==> flow/design.v <==
module avg(input clk, input [7:0]p1, input [7:0]p2, output reg [7:0]pout);
wire [7:0] outp;
assign outp = {1'b0 , p1[7:1]} + {1'b0 , p2[7:1]};
always@(posedge clk)
begin
	pout <= outp;
end 
endmodule
module subtract(input clk, input [7:0]p1, input [7:0]p2, output reg [7:0]pout);
wire [8:0] diff = {1'b0, p1} - {1'b0, p2};
wire [7:0] mag = diff[8] ? (8'd0 - diff[7:0]) : diff[7:0];
always@(posedge clk)
begin
	pout <= mag/2;
end 
endmodule
module wavelet_1d (clk ,pixel ,pix_out);
input clk ;
input [63:0] pixel ;
output reg [63:0] pix_out;
wire [63:0]pix_out_inter;
wire [63:0] out_illusion ;
genvar i;
	generate 
		for(i=0;i<4;i=i+1) 
		begin : name
			avg u0 (clk,pixel[16*i+7:16*i], pixel[16*i+15:16*i+8],out_illusion[8*i+7:8*i]);
			subtract u1 (clk,pixel[16*i+7:16*i], pixel[16*i+15:16*i+8],out_illusion[8*i+39:8*i+32]);
		end
	endgenerate 
	assign pix_out_inter = {out_illusion[31:0],out_illusion[63:32]};
always@(posedge clk)
	begin
		pix_out <= pix_out_inter;
	end
endmodule
module wavelet_2d (clk ,pixel_out1, pixel_out2 ,pixelcol_out1,pixelcol_out2,dwt_valid);
input clk ;
input [63:0] pixel_out1, pixel_out2 ;
output reg [63:0] pixelcol_out1,pixelcol_out2;
output reg dwt_valid;
wire [63:0]pixelcol1_inter,pixelcol2_inter;
wire [63:0] out_illusion20 ;
wire [63:0] out_illusion21;
genvar j;
	generate 
		for(j=0;j<8;j=j+1) 
		begin : name
			avg u0 (clk,pixel_out1[8*j+7:8*j], pixel_out2[8*j+7:8*j],out_illusion20[8*j+7:8*j]);
			subtract u1 (clk,pixel_out2[8*j+7:8*j], pixel_out1[8*j+7:8*j], out_illusion21[8*j+7:8*j]);
		end
	endgenerate 
	assign pixelcol1_inter = out_illusion20;
	assign pixelcol2_inter = out_illusion21;
always@(posedge clk)
	begin
		pixelcol_out1 <= pixelcol1_inter;
		pixelcol_out2 <= pixelcol2_inter;
	   dwt_valid <= 1'b1;
	end
endmodule
module DWT(clk, inp1,inp2,inp3,inp4,inp5,inp6,inp7,inp8, outp1,outp2,outp3,outp4,outp5,outp6,outp7,outp8,dwt_valid);
input clk;
input [63:0]inp1,inp2,inp3,inp4,inp5,inp6,inp7,inp8;
output [63:0] outp1,outp2,outp3,outp4,outp5,outp6,outp7,outp8;
output dwt_valid;
wire [63:0] inp_1d [7:0];
wire [63:0] out_1d [7:0];
wire dwt_valid1, dwt_valid2, dwt_valid3, dwt_valid4;
assign inp_1d [0] = inp1;
assign inp_1d [1] = inp2;
assign inp_1d [2] = inp3;
assign inp_1d [3] = inp4;
assign inp_1d [4] = inp5;
assign inp_1d [5] = inp6;
assign inp_1d [6] = inp7;
assign inp_1d [7] = inp8;
genvar j;
	generate 
		for(j=0;j<8;j=j+1) 
		begin : name
			wavelet_1d u0(clk,inp_1d[j],out_1d[j]);
		end
	endgenerate 
wavelet_2d x1 (clk, out_1d[0],out_1d[1],outp1,outp5,dwt_valid1);
wavelet_2d x2 (clk, out_1d[2],out_1d[3],outp2,outp6,dwt_valid2);
wavelet_2d x3 (clk, out_1d[4],out_1d[5],outp3,outp7,dwt_valid3);
wavelet_2d x4 (clk, out_1d[6],out_1d[7],outp4,outp8,dwt_valid4);
assign dwt_valid = dwt_valid1 && dwt_valid2 && dwt_valid3 && dwt_valid4;
endmodule
Reports on DWT
Tool output for the design above, in the order of the flow.
Line numbers count from 1 in the design file above.
Operators: Yosys type, input widths -> output width; for muxes data width and select width s.
Cell names lack the library's common part.
{ "setup": {"top": "DWT", "clock_port": "clk", "lib": "sky130hd", "lib_corner": "tt_025C_1v80"} }

After elaboration
Counts by Yosys on the flattened word-level netlist (proc, flatten, opt, wreduce). Print and check cells are left out. Cells with the same type and inputs are merged into one.
{ "bits": {"input_bits": 513, "reg_bits": 1920, "elab_cells": 400, "out_inout_bits": 513} }
{ "classes": {"muxes": 64, "add_sub_neg": 192} }
{ "ops": {"columns": ["cell", "n"], "rows": [
  ["$sub 1x8->8 const A", 64],
  ["$mux 8", 64],
  ["$sub 8x8->9", 48],
  ["$add 7x7->8", 48],
  ["$sub 7x7->8", 16],
  ["$add 6x6->7", 16]
]} }

Logic depth
Yosys ltp: most cells in a row. Word level: on the elaborated netlist, between registers, memories and ports. Mapped: between sequential cells and ports; inverters and the memories' decode and read muxes count.
{ "depth": {"word_depth": 3, "ABC_AREA": 0, "ltp_mapped": 10, "ltp_nobuf": 10} }

Netlist
Source: synth_stat.txt of the flow (Yosys; design flattened, memories mapped). It holds for the ABC_AREA given above (unset counts as 0); a run with the other value may have another netlist.
Totals and module areas in this step are rounded.
{ "types": {"columns": ["type", "n", "type_area_um2"], "rows": [
  ["dfxtp_1", 1888, 3.78E+04],
  ["ha_1", 992, 1.24E+04],
  ["xnor2_1", 729, 6.38E+03],
  ["inv_1", 1160, 4.35E+03],
  ["nor2_1", 774, 2.91E+03],
  ["fa_1", 128, 2.56E+03],
  ["a21oi_1", 503, 2.52E+03],
  ["o21bai_1", 329, 2.47E+03],
  ["xor2_1", 246, 2.15E+03],
  ["o31ai_1", 144, 1.08E+03],
  ["o21a_1", 109, 818.285],
  ["mux2_2", 63, 709.43],
  ["a211oi_1", 86, 645.619],
  ["o21ai_0", 112, 560.538],
  ["nand3_1", 106, 530.509],
  ["a31oi_1", 82, 512.992],
  ["o21bai_2", 39, 439.171],
  ["nor2b_1", 64, 400.384]
]} }
Other cell types: 31; their cells: 475.
{ "synth_totals": {"synth_area_um2": 83000, "ffs": 1888, "seqArea_um2": 38000, "stdcells": 8029, "buffers": 98} }
The figures by module come from a second, unflattened synthesis with its own total; it is not the netlist above.
{ "unflattened": {"cells_unflattened": 8841, "area_unflattened_um2": 90000} }
Rows give one instance, submodules left out.
{ "by_module": {"columns": ["module", "mod_seq_area_um2", "area_um2", "n_inst", "n_cells"], "rows": [
  ["subtract", 140, 650, 64, 76],
  ["avg", 160, 440, 64, 46],
  ["wavelet_2d", 2600, 2600, 4, 130],
  ["wavelet_1d", 1300, 1300, 8, 64],
  ["DWT", 0.0, 8.8, 1, 1]
]} }

Timing after synthesis
OpenSTA on the mapped netlist: ideal clock, no wires. The path of least setup slack (recovery checks aside). Input and output delay are each 20% of the period. Register names are those of the netlist, which keeps one name where synthesis merged equal registers.
{ "synth_path": {"kind": "input to register", "start": "input port inp1[0]", "end": "register name[0].u0.name[0].u1.pout[6]", "path_buffers": 0, "in_delay_ps": 900, "driving_pins": 10, "slack_ps": 1823, "t_arrival_ps": 2556, "required_time_ps": 4379, "clock_period_ps": 4500, "launch_ps": 900, "setup_time_ps": 121, "path_delay_ps": 1777, "period_less_setup_slack_ps": 2677} }
"path_delay_ps" is the arrival time less input delay plus setup time.
"driving_pins" counts driving pins, that of a launching flip-flop among them; a cell with two outputs on the path counts twice.
"period_less_setup_slack_ps" is the clock period less the worst setup slack; recovery checks do not enter. This is arithmetic on one report: input and output delays are still those of the set period (20% each).
The rows between start and end are the longest chain of elaborated cells between them; the timing report does not say that the signal goes this way. Where chains are equally long, one stands for them.
Each line given opens the expression or statement behind the cell; cells for indexed reads and writes are added by Yosys, which also makes memories of some case tables.
{ "synth_between": {"cell_sequence": "inv_1 ha_1 inv_1 fa_1 a211oi_1 o21bai_1 a21oi_1 xor2_1 a31oi_1 xnor2_1", "elab_chain_cells": 3, "cone_cells": 3, "cone_lines": 2, "cone_classes": "2 x add/sub; 1 x mux"} }
{ "synth_lines": {"columns": ["element", "line_no", "source"], "rows": [
  ["start, declared", 64, "input [63:0]inp1,inp2,inp3,inp4,inp5,inp6,inp7,inp8;"],
  ["$sub 8x8->9", 10, "wire [8:0] diff = {1'b0, p1} - {1'b0, p2};"],
  ["$sub 1x8->8", 11, "wire [7:0] mag = diff[8] ? (8'd0 - diff[7:0]) : diff[7:0];"],
  ["$mux 8", 11, null],
  ["end, assigned", 14, "pout <= mag/2;"],
  ["end, declared", 9, "module subtract(input clk, input [7:0]p1, input [7:0]p2, output reg [7:0]pout);"]
]} }

Timing after layout
From the final timing report of run 1: the path of least setup slack in the routed layout; clock arrival at registers is part of the times.
The report prints the path's times to 10 ps; the period is as set.
{ "layout_path": {"kind": "register to output", "start": "register x1.pixelcol_out2[30]", "end": "output port outp5[30]", "clock_period_ps": 4140, "required_time_ps": 3310, "t_arrival_ps": 2020, "out_delay_ps": 830, "driving_pins": 2, "slack_ps": 1290, "path_buffers": 1, "launch_ps": 790} }
{ "layout_between": {"cell_sequence": "dfxtp_1 clkdlybuf4s50_1", "elab_chain_cells": 0, "cone_cells": 0, "cone_lines": 0} }
{ "layout_lines": {"columns": ["element", "line_no", "source"], "rows": [
  ["start, declared", 40, "output reg [63:0] pixelcol_out1,pixelcol_out2;"],
  ["start, assigned", 58, "pixelcol_out2 <= pixelcol2_inter;"],
  ["end, declared", 65, "output [63:0] outp1,outp2,outp3,outp4,outp5,outp6,outp7,outp8;"]
]} }

Ticket comment

6 stored runs of DWT in the flow (synthesis by Yosys, layout by OpenROAD, sky130hd cells), in arbitrary order. Constraints: input delay and output delay 20% of the set period each, output load 0.01 pF.
"achieved_clock_period_ps" = clock period - worst setup slack. The figure is calculated, with input and output delays left at 20% of the set period.
"worstPathTime_ps": the worst setup path's part of the clock period (all of it between registers, 20% less for each end at a port) less its slack. A launch clock that arrives late makes it longer, a capture clock that arrives late makes it shorter.
"power_total_mw" rests on the timing tool's default activity at the inputs, not on a simulated workload.
"worstPathTime_ps" is given in steps of 10 ps.
The results are shown rounded.
[
  {
    "run": "run 1",
    "settings": { "CAP_MARGIN": 10, "CORE_MARGIN": 6, "CORE_UTILIZATION": 63, "CTS_CLUSTER_SIZE": 76, "GPL_TIMING_DRIVEN": 0, "MAX_ROUTING_LAYER": "met4", "PLACE_DENSITY": 0.57, "SLEW_MARGIN": 10, "period_ns": 4.14 },
    "results": { "design_die_area_um2": 140000, "power_total_mw": 77, "yosys.chip_area_um2": 83000, "finalCellArea_um2": 100000, "timing.hold.ws_ps": 310, "achieved_clock_period_ps": 2846, "fin_util_frac": 0.78, "worstPathTime_ps": 2020, "worst_setup_path_type": "register to output", "setup_tns_ps": 0, "timing.setup.ws_ps": 1300 }
  },
  {
    "run": "run 2",
    "settings": { "CAP_MARGIN": 10, "CORE_MARGIN": 6, "CORE_UTILIZATION": 33, "CTS_CLUSTER_SIZE": 76, "GPL_ROUTABILITY_DRIVEN": 0, "GPL_TIMING_DRIVEN": 1, "HOLD_SLACK_MARGIN": -0.06, "MAX_ROUTING_LAYER": "met5", "MIN_ROUTING_LAYER": "met2", "PLACE_DENSITY": 0.57, "SLEW_MARGIN": 10, "period_ns": 4.14 },
    "results": { "design_die_area_um2": 260000, "power_total_mw": 78, "yosys.chip_area_um2": 83000, "finalCellArea_um2": 100000, "timing.hold.ws_ps": 280, "achieved_clock_period_ps": 2880, "fin_util_frac": 0.42, "worstPathTime_ps": 2050, "worst_setup_path_type": "input to register", "setup_tns_ps": 0, "timing.setup.ws_ps": 1300 }
  },
  {
    "run": "run 3",
    "settings": { "SETUP_SLACK_MARGIN": 0.43, "SLEW_MARGIN": 5, "period_ns": 4.5, "CAP_MARGIN": 20, "CORE_MARGIN": 2, "CORE_UTILIZATION": 40 },
    "results": { "design_die_area_um2": 210000, "power_total_mw": 71, "yosys.chip_area_um2": 83000, "finalCellArea_um2": 100000, "timing.hold.ws_ps": 290, "achieved_clock_period_ps": 2819, "fin_util_frac": 0.5, "worstPathTime_ps": 1920, "worst_setup_path_type": "register to output", "setup_tns_ps": 0, "timing.setup.ws_ps": 1700 }
  },
  {
    "run": "run 4",
    "settings": { "CORE_UTILIZATION": 40, "period_ns": 4.5, "CAP_MARGIN": 20, "CORE_MARGIN": 2, "SLEW_MARGIN": 20 },
    "results": { "design_die_area_um2": 210000, "power_total_mw": 71, "yosys.chip_area_um2": 83000, "finalCellArea_um2": 100000, "timing.hold.ws_ps": 290, "achieved_clock_period_ps": 2819, "fin_util_frac": 0.5, "worstPathTime_ps": 1920, "worst_setup_path_type": "register to output", "setup_tns_ps": 0, "timing.setup.ws_ps": 1700 }
  },
  {
    "run": "run 5",
    "settings": { "ABC_AREA": 1, "CAP_MARGIN": 10, "CELL_PAD_IN_SITES_GLOBAL_PLACEMENT": 3, "CORE_MARGIN": 6, "CORE_UTILIZATION": 33, "CTS_CLUSTER_SIZE": 76, "GPL_ROUTABILITY_DRIVEN": 0, "GPL_TIMING_DRIVEN": 1, "HOLD_SLACK_MARGIN": -0.06, "MAX_ROUTING_LAYER": "met5", "MIN_ROUTING_LAYER": "met2", "PLACE_DENSITY_LB_ADDON": 0.27, "SLEW_MARGIN": 10, "period_ns": 4.14 },
    "results": { "design_die_area_um2": 290000, "power_total_mw": 80, "yosys.chip_area_um2": 90000, "finalCellArea_um2": 110000, "timing.hold.ws_ps": 290, "achieved_clock_period_ps": 2936, "fin_util_frac": 0.41, "worstPathTime_ps": 2110, "worst_setup_path_type": "register to output", "setup_tns_ps": 0, "timing.setup.ws_ps": 1200 }
  },
  {
    "run": "run 6",
    "settings": { "ABC_AREA": 1, "CELL_PAD_IN_SITES_GLOBAL_PLACEMENT": 0, "CORE_UTILIZATION": 59, "GPL_TIMING_DRIVEN": 0, "PLACE_DENSITY": 0.51, "SETUP_SLACK_MARGIN": 0.43, "SLEW_MARGIN": 5, "period_ns": 4.5, "CAP_MARGIN": 20, "CORE_MARGIN": 2 },
    "results": { "design_die_area_um2": 160000, "power_total_mw": 71, "yosys.chip_area_um2": 90000, "finalCellArea_um2": 110000, "timing.hold.ws_ps": 310, "achieved_clock_period_ps": 2842, "fin_util_frac": 0.72, "worstPathTime_ps": 1940, "worst_setup_path_type": "register to output", "setup_tns_ps": 0, "timing.setup.ws_ps": 1700 }
  }
]
